==> flow/design.v <==
module cache(
    clk,
    proc_reset,
    proc_read,
    proc_write,
    proc_addr,
    proc_wdata,
    proc_stall,
    proc_rdata,
    mem_read,
    mem_write,
    mem_addr,
    mem_rdata,
    mem_wdata,
    mem_ready
);
    input          clk;
    input          proc_reset;
    input          proc_read, proc_write;
    input   [29:0] proc_addr;
    input   [31:0] proc_wdata;
    output 	reg        proc_stall;
    output  reg [31:0] proc_rdata;
    input  [127:0] mem_rdata;
    input          mem_ready;
    output   reg    mem_read, mem_write;
    output reg [27:0] mem_addr;
    output reg [127:0] mem_wdata;
    wire [1:0]read_and_write;
	assign read_and_write = {proc_read , proc_write};
	reg [127:0]block_0, block_1, block_2, block_3, block_4, block_5, block_6, block_7,block;
	reg [127:0]block_next_0, block_next_1, block_next_2, block_next_3, block_next_4, block_next_5, block_next_6, block_next_7, block_next;
	reg [7:0]dirty;
	reg [7:0]dirty_next;
	reg [7:0]valid;
	reg [7:0]valid_next;
	reg [24:0]tag_0, tag_1, tag_2, tag_3, tag_4, tag_5, tag_6, tag_7;
	reg [24:0]tag_next_0, tag_next_1, tag_next_2, tag_next_3, tag_next_4, tag_next_5, tag_next_6, tag_next_7;
	reg [31:0] block_to_read;
	reg [127:0]block_to_write;
	reg [24:0]tag;
	reg [1:0]block_offset;
	reg dirty_now;
	reg valid_now;
	reg [31:0] proc_wdata_place;
	reg [1:0] state, next_state;						 
	reg hit, stall;
	always@(*)							 
	begin
		case (proc_addr[4:2])
			3'b000:
				begin
					tag = tag_0;
					dirty_now = dirty[0];
					valid_now = valid[0];
					block = block_0;
				end
			3'b001:
				begin
					tag = tag_1;
					dirty_now = dirty[1];
					valid_now = valid[1];
					block = block_1;
				end
			3'b010:
				begin
					tag = tag_2;
					dirty_now = dirty[2];
					valid_now = valid[2];
					block = block_2;
				end
			3'b011:
				begin
					tag = tag_3;
					dirty_now = dirty[3];
					valid_now = valid[3];
					block = block_3;
				end
			3'b100:
				begin
					tag = tag_4;
					dirty_now = dirty[4];
					valid_now = valid[4];
					block = block_4;
				end
			3'b101:
				begin
					tag = tag_5;
					dirty_now = dirty[5];
					valid_now = valid[5];
					block = block_5;
				end
			3'b110:
				begin
					tag = tag_6;
					dirty_now = dirty[6];
					valid_now = valid[6];
					block = block_6;
				end
			3'b111:
				begin
					tag = tag_7;
					dirty_now = dirty[7];
					valid_now = valid[7];
					block = block_7;
				end
		endcase
	end
	always@(*)					 
	begin
		if (proc_read)
		begin
		case(proc_addr[1:0])
			2'b00:
				begin
					block_to_read = block[31:0];
				end
			2'b01:
				begin
					block_to_read = block[63:32];
				end
			2'b10:
				begin
					block_to_read = block[95:64];
				end
			2'b11:
				begin
					block_to_read = block[127:96];
				end
			endcase
		end
		else
		begin
			block_to_read = 32'b0;
		end
	end
	always@(*)					 
	begin
		if (proc_write)
		begin
			case (proc_addr[1:0])
			2'b00:
				begin
					block_to_write = {block[127:32], proc_wdata};
				end
			2'b01:
				begin
					block_to_write = {block[127:64], proc_wdata, block[31:0]};
				end
			2'b10:
				begin
					block_to_write = {block[127:96], proc_wdata, block[63:0]};
				end
			2'b11:
				begin
					block_to_write = {proc_wdata , block[95:0]};
				end
			endcase
		end
		else
		begin
			block_to_write = 128'd0;
		end
	end
	always@(*)					 
	begin
		if (valid_now && ~state[1] && ~state[0] && (proc_addr[29:5] == tag ))
			begin
				hit = 1'b1;
				stall = 1'b0;
			end
		else
			begin
				hit = 1'b0;
				stall = 1'b1;
			end
	end
	always@(*)					 
	begin
		case (state)
			2'b00:				 
				begin
					tag_next_0 = tag_0;
					tag_next_1 = tag_1;
					tag_next_2 = tag_2;
					tag_next_3 = tag_3;
					tag_next_4 = tag_4;
					tag_next_5 = tag_5;
					tag_next_6 = tag_6;
					tag_next_7 = tag_7;
					if (proc_write && hit)
						begin
							case(proc_addr[4:2])
								3'b000:
									begin
										valid_next = valid;
										dirty_next = dirty;
										valid_next[0] = 1'b1;
										dirty_next[0] = 1'b1;
										block_next_0 = block_to_write;
										block_next_1 = block_1;
										block_next_2 = block_2;
										block_next_3 = block_3;
										block_next_4 = block_4;
										block_next_5 = block_5;
										block_next_6 = block_6;
										block_next_7 = block_7;
									end
								3'b001:
									begin
										valid_next = valid;
										dirty_next = dirty;
										valid_next[1] = 1'b1;
										dirty_next[1] = 1'b1;
										block_next_0 = block_0;
										block_next_1 = block_to_write;
										block_next_2 = block_2;
										block_next_3 = block_3;
										block_next_4 = block_4;
										block_next_5 = block_5;
										block_next_6 = block_6;
										block_next_7 = block_7;
									end
								3'b010:
									begin
										valid_next = valid;
										dirty_next = dirty;
										valid_next[2] = 1'b1;
										dirty_next[2] = 1'b1;
										block_next_0 = block_0;
										block_next_1 = block_1;
										block_next_2 = block_to_write;
										block_next_3 = block_3;
										block_next_4 = block_4;
										block_next_5 = block_5;
										block_next_6 = block_6;
										block_next_7 = block_7;
									end
								3'b011:
									begin
										valid_next = valid;
										dirty_next = dirty;
										valid_next[3] = 1'b1;
										dirty_next[3] = 1'b1;
										block_next_0 = block_0;
										block_next_1 = block_1;
										block_next_2 = block_2;
										block_next_3 = block_to_write;
										block_next_4 = block_4;
										block_next_5 = block_5;
										block_next_6 = block_6;
										block_next_7 = block_7;
									end
								3'b100:
									begin
										valid_next = valid;
										dirty_next = dirty;
										valid_next[4] = 1'b1;
										dirty_next[4] = 1'b1;
										block_next_0 = block_0;
										block_next_1 = block_1;
										block_next_2 = block_2;
										block_next_3 = block_3;
										block_next_4 = block_to_write;
										block_next_5 = block_5;
										block_next_6 = block_6;
										block_next_7 = block_7;
									end
								3'b101:
									begin
										valid_next = valid;
										dirty_next = dirty;
										valid_next[5] = 1'b1;
										dirty_next[5] = 1'b1;
										block_next_0 = block_0;
										block_next_1 = block_1;
										block_next_2 = block_2;
										block_next_3 = block_3;
										block_next_4 = block_4;
										block_next_5 = block_to_write;
										block_next_6 = block_6;
										block_next_7 = block_7;
									end
								3'b110:
									begin
										valid_next = valid;
										dirty_next = dirty;
										valid_next[6] = 1'b1;
										dirty_next[6] = 1'b1;
										block_next_0 = block_0;
										block_next_1 = block_1;
										block_next_2 = block_2;
										block_next_3 = block_3;
										block_next_4 = block_4;
										block_next_5 = block_5;
										block_next_6 = block_to_write;
										block_next_7 = block_7;
									end
								3'b111:
									begin
										valid_next = valid;
										dirty_next = dirty;
										valid_next[7] = 1'b1;
										dirty_next[7] = 1'b1;
										block_next_0 = block_0;
										block_next_1 = block_1;
										block_next_2 = block_2;
										block_next_3 = block_3;
										block_next_4 = block_4;
										block_next_5 = block_5;
										block_next_6 = block_6;
										block_next_7 = block_to_write;
									end
								endcase
						end
					else
						begin
							valid_next = valid;
							dirty_next = dirty;
							block_next_0 = block_0;
							block_next_1 = block_1;
							block_next_2 = block_2;
							block_next_3 = block_3;
							block_next_4 = block_4;
							block_next_5 = block_5;
							block_next_6 = block_6;
							block_next_7 = block_7;
						end
				end
			2'b01:					 
				begin
					valid_next = valid;
					dirty_next = dirty;				
					tag_next_0 = tag_0;
					tag_next_1 = tag_1;
					tag_next_2 = tag_2;
					tag_next_3 = tag_3;
					tag_next_4 = tag_4;
					tag_next_5 = tag_5;
					tag_next_6 = tag_6;
					tag_next_7 = tag_7;
					block_next_0 = block_0;
					block_next_1 = block_1;
					block_next_2 = block_2;
					block_next_3 = block_3;
					block_next_4 = block_4;
					block_next_5 = block_5;
					block_next_6 = block_6;
					block_next_7 = block_7;
				end
			2'b10:			 
				begin
					case (proc_addr[4:2])
						3'b000:
							begin
							valid_next = valid;
							dirty_next = dirty;
							valid_next[0] = 1'b1;
							dirty_next[0] = 1'b0;
							tag_next_0 = proc_addr[29:5];
							tag_next_1 = tag_1;
							tag_next_2 = tag_2;
							tag_next_3 = tag_3;
							tag_next_4 = tag_4;
							tag_next_5 = tag_5;
							tag_next_6 = tag_6;
							tag_next_7 = tag_7;
							block_next_0 = mem_rdata;
							block_next_1 = block_1;
							block_next_2 = block_2;
							block_next_3 = block_3;
							block_next_4 = block_4;
							block_next_5 = block_5;
							block_next_6 = block_6;
							block_next_7 = block_7;
							end
						3'b001:
							begin
							valid_next = valid;
							dirty_next = dirty;
							valid_next[1] = 1'b1;
							dirty_next[1] = 1'b0;
							tag_next_0 = tag_0;
							tag_next_1 = proc_addr[29:5];
							tag_next_2 = tag_2;
							tag_next_3 = tag_3;
							tag_next_4 = tag_4;
							tag_next_5 = tag_5;
							tag_next_6 = tag_6;
							tag_next_7 = tag_7;
							block_next_0 = block_0;
							block_next_1 = mem_rdata;
							block_next_2 = block_2;
							block_next_3 = block_3;
							block_next_4 = block_4;
							block_next_5 = block_5;
							block_next_6 = block_6;
							block_next_7 = block_7;	
							end
						3'b010:
							begin
							valid_next = valid;
							dirty_next = dirty;
							valid_next[2] = 1'b1;
							dirty_next[2] = 1'b0;
							tag_next_0 = tag_0;
							tag_next_1 = tag_1;
							tag_next_2 = proc_addr[29:5];
							tag_next_3 = tag_3;
							tag_next_4 = tag_4;
							tag_next_5 = tag_5;
							tag_next_6 = tag_6;
							tag_next_7 = tag_7;
							block_next_0 = block_0;
							block_next_1 = block_1;
							block_next_2 = mem_rdata;
							block_next_3 = block_3;
							block_next_4 = block_4;
							block_next_5 = block_5;
							block_next_6 = block_6;
							block_next_7 = block_7;	
							end
						3'b011:
							begin
							valid_next = valid;
							dirty_next = dirty;
							valid_next[3] = 1'b1;
							dirty_next[3] = 1'b0;
							tag_next_0 = tag_0;
							tag_next_1 = tag_1;
							tag_next_2 = tag_2;
							tag_next_3 = proc_addr[29:5];
							tag_next_4 = tag_4;
							tag_next_5 = tag_5;
							tag_next_6 = tag_6;
							tag_next_7 = tag_7;
							block_next_0 = block_0;
							block_next_1 = block_1;
							block_next_2 = block_2;
							block_next_3 = mem_rdata;
							block_next_4 = block_4;
							block_next_5 = block_5;
							block_next_6 = block_6;
							block_next_7 = block_7;	
							end
						3'b100:
							begin
							valid_next = valid;
							dirty_next = dirty;
							valid_next[4] = 1'b1;
							dirty_next[4] = 1'b0;
							tag_next_0 = tag_0;
							tag_next_1 = tag_1;
							tag_next_2 = tag_2;
							tag_next_3 = tag_3;
							tag_next_4 = proc_addr[29:5];
							tag_next_5 = tag_5;
							tag_next_6 = tag_6;
							tag_next_7 = tag_7;
							block_next_0 = block_0;
							block_next_1 = block_1;
							block_next_2 = block_2;
							block_next_3 = block_3;
							block_next_4 = mem_rdata;
							block_next_5 = block_5;
							block_next_6 = block_6;
							block_next_7 = block_7;	
							end
						3'b101:
							begin
							valid_next = valid;
							dirty_next = dirty;
							valid_next[5] = 1'b1;
							dirty_next[5] = 1'b0;
							tag_next_0 = tag_0;
							tag_next_1 = tag_1;
							tag_next_2 = tag_2;
							tag_next_3 = tag_3;
							tag_next_4 = tag_4;
							tag_next_5 = proc_addr[29:5];
							tag_next_6 = tag_6;
							tag_next_7 = tag_7;
							block_next_0 = block_0;
							block_next_1 = block_1;
							block_next_2 = block_2;
							block_next_3 = block_3;
							block_next_4 = block_4;
							block_next_5 = mem_rdata;
							block_next_6 = block_6;
							block_next_7 = block_7;	
							end
						3'b110:
							begin
							valid_next = valid;
							dirty_next = dirty;
							valid_next[6] = 1'b1;
							dirty_next[6] = 1'b0;
							tag_next_0 = tag_0;
							tag_next_1 = tag_1;
							tag_next_2 = tag_2;
							tag_next_3 = tag_3;
							tag_next_4 = tag_4;
							tag_next_5 = tag_5;
							tag_next_6 = proc_addr[29:5];
							tag_next_7 = tag_7;
							block_next_0 = block_0;
							block_next_1 = block_1;
							block_next_2 = block_2;
							block_next_3 = block_3;
							block_next_4 = block_4;
							block_next_5 = block_5;
							block_next_6 = mem_rdata;
							block_next_7 = block_7;	
							end
						3'b111:
							begin
							valid_next = valid;
							dirty_next = dirty;
							valid_next[7] = 1'b1;
							dirty_next[7] = 1'b0;
							tag_next_0 = tag_0;
							tag_next_1 = tag_1;
							tag_next_2 = tag_2;
							tag_next_3 = tag_3;
							tag_next_4 = tag_4;
							tag_next_5 = tag_5;
							tag_next_6 = tag_6;
							tag_next_7 = proc_addr[29:5];
							block_next_0 = block_0;
							block_next_1 = block_1;
							block_next_2 = block_2;
							block_next_3 = block_3;
							block_next_4 = block_4;
							block_next_5 = block_5;
							block_next_6 = block_6;
							block_next_7 = mem_rdata;					
							end
					endcase
				end
			2'b11:					 
				begin
					valid_next = valid;
					dirty_next = dirty;				
					tag_next_0 = tag_0;
					tag_next_1 = tag_1;
					tag_next_2 = tag_2;
					tag_next_3 = tag_3;
					tag_next_4 = tag_4;
					tag_next_5 = tag_5;
					tag_next_6 = tag_6;
					tag_next_7 = tag_7;
					block_next_0 = block_0;
					block_next_1 = block_1;
					block_next_2 = block_2;
					block_next_3 = block_3;
					block_next_4 = block_4;
					block_next_5 = block_5;
					block_next_6 = block_6;
					block_next_7 = block_7;
				end
			endcase	
	end
	always@(*)					 
	begin
		case(state)
			2'b00:				 
				begin
					proc_stall = stall;
					mem_read = 1'b0;
					mem_write= 1'b0;
					mem_addr = 28'b0;
					mem_wdata= 128'b0;
					if (proc_read && hit)
						begin
							proc_rdata = block_to_read;
						end
					else
						begin
							proc_rdata = 32'b0;
						end
				end
			2'b01:				 
				begin
					proc_stall = 1'b1;
					proc_rdata = 32'b0;
					mem_read = 1'b0;
					mem_write= 1'b1;
					mem_addr = {tag , proc_addr[4:2]};
					mem_wdata= block;
				end
			2'b10:				 
				begin
					proc_stall = 1'b1;
					proc_rdata = 32'b0;
					mem_read = 1'b1;
					mem_write= 1'b0;
					mem_addr = proc_addr[29:2];					
					mem_wdata=128'b0;
				end
			2'b11:
				begin
					proc_stall = 1'b1;
					proc_rdata = 32'b0;
					mem_read = 1'b1;
					mem_write= 1'b0;
					mem_addr = proc_addr[29:2];					
					mem_wdata=128'b0;
				end
		endcase
	end
	always@(*)						 
	begin
		case(state)
			2'b00:					 
				begin
					if (hit)
						begin
							next_state = 2'b00;
						end
					else if (dirty_now)
						begin
							next_state = 2'b01;
						end
					else
						begin
							next_state = 2'b10;
						end
				end
			2'b01:					 
				begin
					if (mem_ready)
						begin
						next_state = 2'b10;
						end
					else
						begin
						next_state = 2'b01;
						end
				end
			2'b10:					 
				begin
					if (mem_ready)
						begin
							next_state = 2'b00;
						end
					else
						begin
							next_state = 2'b10;
						end
				end
			2'b11:
				begin
					next_state = 2'b11;
				end
			endcase
	end
always@( posedge clk or posedge proc_reset ) begin
    if( proc_reset ) begin
			state <= 2'b00;
			block_0 <= 128'b0;
			block_1 <= 128'b0;
			block_2 <= 128'b0;
			block_3 <= 128'b0;
			block_4 <= 128'b0;
			block_5 <= 128'b0;
			block_6 <= 128'b0;
			block_7 <= 128'b0;
			valid <= 8'd0;
			dirty <= 8'd0;
			tag_0 <= 25'd0;
			tag_1 <= 25'd0;
			tag_2 <= 25'd0;
			tag_3 <= 25'd0;
			tag_4 <= 25'd0;
			tag_5 <= 25'd0;
			tag_6 <= 25'd0;
			tag_7 <= 25'd0;
    end
    else begin
		valid <= valid_next;
		dirty <= dirty_next;
		tag_0 <= tag_next_0;
		tag_1 <= tag_next_1;
		tag_2 <= tag_next_2;
		tag_3 <= tag_next_3;
		tag_4 <= tag_next_4;
		tag_5 <= tag_next_5;
		tag_6 <= tag_next_6;
		tag_7 <= tag_next_7;
		state <= next_state;
		block_0 <= block_next_0;
		block_1 <= block_next_1;
		block_2 <= block_next_2;
		block_3 <= block_next_3;
		block_4 <= block_next_4;
		block_5 <= block_next_5;
		block_6 <= block_next_6;
		block_7 <= block_next_7;
    end
end
endmodule
== Tool chain data of cache ==
Tool output for the design above, in the order of the flow.
Lines are those of the file above, counted from 1.
Operators carry their Yosys type and port widths (W data, S select, Z words).
Cell names lack the library's common part.
A cell with - has no value.

* Top module: cache
* Clock: clk
* Standard-cell library: sky130hd
* Corner: tt_025C_1v80

== Word level ==
Counts by Yosys on the flattened word-level netlist (proc, flatten, opt, wreduce; memories kept). Register bits leave out memories and registers merged into their read ports (data or address). Print and check cells are left out. Cells with the same type and inputs are merged into one.

* Register bits: 1242
* Latch bits: 0
* Memory bits (writable): 0
* Memory bits (read-only): 0
* Word width x clocked read ports: 0
* Memory cells: 0
* Input bits: 195
* Output and inout bits: 191
* Word-level cells: 198

* $add $sub $neg: 0
* Multipliers: 0
* Div/mod/pow operators: 0
* Order comparisons: 0
* Equal/unequal tests: 31
* Shifts and indexed selects: 0
* Multiplexer cells: 98
* Bitwise logic cells: 4
* Reductions and logical operators: 39

{| class="wikitable"
|+ Operators by type and width
! cell !! number
|-
| $mux W128 || 25
|-
| $pmux W128 S2 || 9
|-
| $pmux W128 S8 || 1
|-
| $pmux W128 S4 || 1
|-
| $mux W25 || 16
|-
| $pmux W25 S8 || 1
|-
| $pmux W32 S4 || 1
|-
| $pmux W28 S3 || 1
|-
| $pmux W32 S2 || 1
|-
| $mux W32 || 2
|-
| $reduce_or A7 Y1 || 8
|-
| $ne A2 B2 Y1 const B || 17
|-
| $reduce_and A4 Y1 || 8
|-
| $pmux W8 S2 || 2
|-
| $eq A25 B25 Y1 || 1
|-
| $pmux W1 S2 || 11
|-
| $reduce_and A2 Y1 || 9
|-
| $mux W1 || 18
|-
| $pmux W1 S8 || 2
|-
| $mux W8 || 2
|-
| $eq A3 B3 Y1 const B || 4
|-
| $reduce_or A3 Y1 || 3
|-
| $eq A2 B2 Y1 const B || 4
|-
| $pmux W2 S4 || 1
|-
| $mux W2 || 4
|-
| $reduce_or A2 Y1 || 3
|-
| $eq A3 B2 Y1 const B || 2
|-
| $logic_and A1 B1 Y1 || 5
|}

Not listed: further kinds 5, cells in them 10.

== Longest topological paths ==
Longest topological path by Yosys (ltp), each cell counted once; first at word level (registers and memories cut), then after technology mapping (sequential cells cut; the memories' decode and read muxes count).

* Word-level depth: 9
* ABC_AREA: 0
* Mapped depth: 15
* Gate-level depth less buffers: 9

== Synthesis result ==
Source: synth_stat.txt of the flow (Yosys; design flattened, memories mapped). It holds for the ABC_AREA given above (unset counts as 0); a run with the other value may have another netlist.

* Standard cells after synthesis: 5074
* Cell area after synthesis: 60780.8 µm²
* Sequential area: 31079.8 µm²
* Mapped flip-flops: 1242
* Buffer cells: 431

{| class="wikitable"
|+ Cells by type
! cell !! number !! total area (µm²)
|-
| dfrtp_1 || 1242 || 3.11E+04
|-
| mux2_2 || 943 || 1.06E+04
|-
| mux2_1 || 316 || 3.56E+03
|-
| mux2i_1 || 202 || 2.02E+03
|-
| o21ai_0 || 343 || 1.72E+03
|-
| nor2_1 || 355 || 1.33E+03
|-
| a21oi_1 || 246 || 1.23E+03
|-
| mux4_2 || 48 || 1.08E+03
|-
| nand2_1 || 256 || 960.922
|-
| o22ai_1 || 130 || 813.28
|-
| clkbuf_1 || 216 || 810.778
|-
| buf_4 || 76 || 570.547
|-
| a221oi_1 || 64 || 560.538
|-
| nor3_1 || 86 || 430.413
|-
| nor2b_1 || 64 || 400.384
|-
| a22o_1 || 40 || 350.336
|-
| buf_2 || 70 || 350.336
|-
| buf_6 || 30 || 337.824
|}

Other cell types: 52; their cells: 347.

== Worst setup path after synthesis ==
Source: OpenSTA report_checks on the synthesized netlist (no wires, ideal clock, input and output delay 20% of the period each), path of least setup slack; recovery checks are left aside. Register names are those of the netlist, which keeps one name where synthesis merged equal registers.

* Path type: input to output
* From: input proc_addr[4]
* To: output proc_rdata[11]
* Period: 10.0 ns
* Input delay: 2.000 ns
* External output delay: 2.000 ns
* Time at the first pin: 2.000 ns
* Arrival time: 4.541 ns
* Data required time: 8.000 ns
* Path slack: 3.459 ns
* Path delay: 2.541 ns
* Stages on the path: 12
* Buffers on the path: 4
* Synthesis period reached: 6.541 ns

"path delay" is the arrival time less input delay plus setup time.
At an output port there is no setup time.
"stages on the path": output pins that drive a net of the path, with the launching flip-flop's if there is one; two outputs of one cell count as two.
"synthesis period reached" = period - worst setup slack (recovery checks aside). The figure is calculated, with input and output delays left at 20% of the set period.
The rows between start and end are the longest chain of elaborated cells between them; the timing report does not say that the signal goes this way. Where chains are equally long, one stands for them.
Each line given opens the expression or statement behind the cell; cells for indexed reads and writes are added by Yosys, which also makes memories of some case tables.

* Cells stage by stage: buf_4 or3_1 buf_2 buf_2 o22ai_1 xor2_1 nand4_1 nor4_2 and4_1 nand3_1 clkbuf_1 a211oi_1
* Cells in the longest elaborated chain: 9
* Elaborated cells on any way between the ends: 21
* Those cells by class: eq/ne: 8; mux: 8; reduce/logical: 5

{| class="wikitable"
|+ RTL lines, path after synthesis
! item !! line !! RTL
|-
| start: declaration || 20 || <nowiki>input   [29:0] proc_addr;</nowiki>
|-
| $eq A3 B3 Y1 || 50 || <nowiki>case (proc_addr[4:2])</nowiki>
|-
| $pmux W1 S8 || 50 ||
|-
| $logic_and A1 B1 Y1 x3 || 167 || <nowiki>if (valid_now && ~state[1] && ~state[0] && (proc_addr[29:5] == tag ))</nowiki>
|-
| $mux W1 || 167 ||
|-
| $logic_and A1 B1 Y1 || 573 || <nowiki>if (proc_read && hit)</nowiki>
|-
| $mux W32 || 573 ||
|-
| $pmux W32 S2 || 565 || <nowiki>case(state)</nowiki>
|-
| end: declaration || 23 || <nowiki>output  reg [31:0] proc_rdata;</nowiki>
|}

== Path in the finished layout ==
Path of least setup slack in the final report of run 1 (OpenROAD, finished layout, wires in). Where an end is a register, its clock arrival counts in the times.

* Path type: input to output
* From: input proc_addr[4]
* To: output proc_rdata[19]
* Period: 14.1 ns
* Input delay: 2.82 ns
* External output delay: 2.82 ns
* Time at the first pin: 2.82 ns
* Arrival time: 8.75 ns
* Data required time: 11.28 ns
* Path slack: 2.53 ns
* Stages on the path: 13
* Buffers on the path: 4

The rows between start and end are the longest chain of elaborated cells between them; the timing report does not say that the signal goes this way. Where chains are equally long, one stands for them.

* Cells stage by stage: buf_8 buf_4 inv_6 a221oi_1 o22a_1 xnor2_1 nor4_1 and3_1 and4_1 nand3_2 buf_4 a211oi_1 clkdlybuf4s50_1
* Cells in the longest elaborated chain: 9
* Elaborated cells on any way between the ends: 21
* Those cells by class: eq/ne: 8; mux: 8; reduce/logical: 5

{| class="wikitable"
|+ RTL lines, path post-layout
! item !! line !! RTL
|-
| start: declaration || 20 || <nowiki>input   [29:0] proc_addr;</nowiki>
|-
| $eq A3 B3 Y1 || 50 || <nowiki>case (proc_addr[4:2])</nowiki>
|-
| $pmux W1 S8 || 50 ||
|-
| $logic_and A1 B1 Y1 x3 || 167 || <nowiki>if (valid_now && ~state[1] && ~state[0] && (proc_addr[29:5] == tag ))</nowiki>
|-
| $mux W1 || 167 ||
|-
| $logic_and A1 B1 Y1 || 573 || <nowiki>if (proc_read && hit)</nowiki>
|-
| $mux W32 || 573 ||
|-
| $pmux W32 S2 || 565 || <nowiki>case(state)</nowiki>
|-
| end: declaration || 23 || <nowiki>output  reg [31:0] proc_rdata;</nowiki>
|}

Subject: flow runs of cache

Hi,

Flow measurements of cache on sky130hd: 5 stored runs with different settings, listed in no order. Input and output delays are each 20% of the period that was set; the output load is 0.01 pF.
"clock period achieved" is the run's clock period less its worst setup slack. It is reckoned from that one timing run; input and output delays stay at 20% of the period that was set.
By "power" is meant OpenSTA's value without simulated activity: inputs other than the clock are taken to toggle once in ten clock periods, and the tool carries that through the logic.

=== Run 1 ===
{| class="wikitable"
! Setting !! Value
|-
| CAP_MARGIN || 30
|-
| CELL_PAD_IN_SITES_DETAIL_PLACEMENT || 0
|-
| CELL_PAD_IN_SITES_GLOBAL_PLACEMENT || 3
|-
| CORE_UTILIZATION || 26
|-
| CTS_CLUSTER_DIAMETER || 105
|-
| CTS_CLUSTER_SIZE || 98
|-
| GPL_ROUTABILITY_DRIVEN || 1
|-
| HOLD_SLACK_MARGIN || 0.18
|-
| MIN_ROUTING_LAYER || met2
|-
| PLACE_DENSITY_LB_ADDON || 0.08
|-
| SETUP_SLACK_MARGIN || 1.59
|-
| TNS_END_PERCENT || 55
|-
| period_ns || 14.1
|-
| CORE_MARGIN || 2
|-
| SLEW_MARGIN || 20
|-
! Result !! Value
|-
| Mapped cell area after synthesis || 60780.8 µm²
|-
| Die footprint || 237656.0 µm²
|-
| Standard-cell area of the final layout || 71030.6 µm²
|-
| Utilization after routing || 30.5 %
|-
| Setup slack of the worst path || 2.528 ns
|-
| Post-route setup TNS || 0.000 ns
|-
| Power || 13.741 mW
|-
| Clock period achieved || 11.572 ns
|}

=== Run 2 ===
{| class="wikitable"
! Setting !! Value
|-
| ABC_AREA || 0
|-
| CORE_ASPECT_RATIO || 0.91
|-
| CORE_UTILIZATION || 22
|-
| CTS_CLUSTER_DIAMETER || 98
|-
| CTS_CLUSTER_SIZE || 37
|-
| GPL_TIMING_DRIVEN || 1
|-
| MAX_ROUTING_LAYER || met4
|-
| MIN_ROUTING_LAYER || met1
|-
| PLACE_DENSITY || 0.8
|-
| SETUP_SLACK_MARGIN || 1.24
|-
| period_ns || 6.99
|-
| CAP_MARGIN || 20
|-
| CORE_MARGIN || 2
|-
| SLEW_MARGIN || 20
|-
! Result !! Value
|-
| Mapped cell area after synthesis || 60780.8 µm²
|-
| Die footprint || 280503.0 µm²
|-
| Standard-cell area of the final layout || 71459.8 µm²
|-
| Utilization after routing || 25.9 %
|-
| Setup slack of the worst path || 0.993 ns
|-
| Post-route setup TNS || 0.000 ns
|-
| Power || 25.361 mW
|-
| Clock period achieved || 5.997 ns
|}

=== Run 3 ===
{| class="wikitable"
! Setting !! Value
|-
| CAP_MARGIN || 30
|-
| CELL_PAD_IN_SITES_DETAIL_PLACEMENT || 0
|-
| CELL_PAD_IN_SITES_GLOBAL_PLACEMENT || 3
|-
| CORE_UTILIZATION || 26
|-
| CTS_CLUSTER_DIAMETER || 105
|-
| CTS_CLUSTER_SIZE || 98
|-
| GPL_ROUTABILITY_DRIVEN || 1
|-
| GPL_TIMING_DRIVEN || 0
|-
| HOLD_SLACK_MARGIN || 0.18
|-
| MIN_ROUTING_LAYER || met1
|-
| PLACE_DENSITY_LB_ADDON || 0.08
|-
| SETUP_SLACK_MARGIN || 1.59
|-
| TNS_END_PERCENT || 5
|-
| period_ns || 14.1
|-
| CORE_MARGIN || 2
|-
| SLEW_MARGIN || 20
|-
! Result !! Value
|-
| Mapped cell area after synthesis || 60780.8 µm²
|-
| Die footprint || 237656.0 µm²
|-
| Standard-cell area of the final layout || 74880.6 µm²
|-
| Utilization after routing || 32.2 %
|-
| Setup slack of the worst path || 1.389 ns
|-
| Post-route setup TNS || 0.000 ns
|-
| Power || 14.139 mW
|-
| Clock period achieved || 12.711 ns
|}

=== Run 4 ===
{| class="wikitable"
! Setting !! Value
|-
| ABC_AREA || 0
|-
| CELL_PAD_IN_SITES_DETAIL_PLACEMENT || 2
|-
| CELL_PAD_IN_SITES_GLOBAL_PLACEMENT || 2
|-
| CORE_UTILIZATION || 30
|-
| CTS_CLUSTER_SIZE || 85
|-
| GPL_ROUTABILITY_DRIVEN || 0
|-
| MAX_ROUTING_LAYER || met4
|-
| MIN_ROUTING_LAYER || met1
|-
| PLACE_DENSITY || 0.5
|-
| SETUP_SLACK_MARGIN || 0.85
|-
| TNS_END_PERCENT || 10
|-
| period_ns || 10.0
|-
| CAP_MARGIN || 20
|-
| CORE_MARGIN || 2
|-
| SLEW_MARGIN || 20
|-
! Result !! Value
|-
| Mapped cell area after synthesis || 60780.8 µm²
|-
| Die footprint || 206220.0 µm²
|-
| Standard-cell area of the final layout || 72708.5 µm²
|-
| Utilization after routing || 36.0 %
|-
| Setup slack of the worst path || 1.142 ns
|-
| Post-route setup TNS || 0.000 ns
|-
| Power || 21.221 mW
|-
| Clock period achieved || 8.858 ns
|}

=== Run 5 ===
{| class="wikitable"
! Setting !! Value
|-
| CAP_MARGIN || 30
|-
| CELL_PAD_IN_SITES_DETAIL_PLACEMENT || 2
|-
| CELL_PAD_IN_SITES_GLOBAL_PLACEMENT || 0
|-
| CORE_UTILIZATION || 26
|-
| CTS_CLUSTER_DIAMETER || 338
|-
| CTS_CLUSTER_SIZE || 65
|-
| GPL_ROUTABILITY_DRIVEN || 0
|-
| GPL_TIMING_DRIVEN || 0
|-
| HOLD_SLACK_MARGIN || 0.18
|-
| MAX_ROUTING_LAYER || met4
|-
| MIN_ROUTING_LAYER || met1
|-
| PLACE_DENSITY_LB_ADDON || 0.08
|-
| SETUP_SLACK_MARGIN || 1.59
|-
| SLEW_MARGIN || 15
|-
| TNS_END_PERCENT || 5
|-
| period_ns || 14.1
|-
| CORE_MARGIN || 2
|-
! Result !! Value
|-
| Mapped cell area after synthesis || 60780.8 µm²
|-
| Die footprint || 237656.0 µm²
|-
| Standard-cell area of the final layout || 72072.9 µm²
|-
| Utilization after routing || 31.0 %
|-
| Setup slack of the worst path || 1.331 ns
|-
| Post-route setup TNS || 0.000 ns
|-
| Power || 13.073 mW
|-
| Clock period achieved || 12.769 ns
|}

Regards
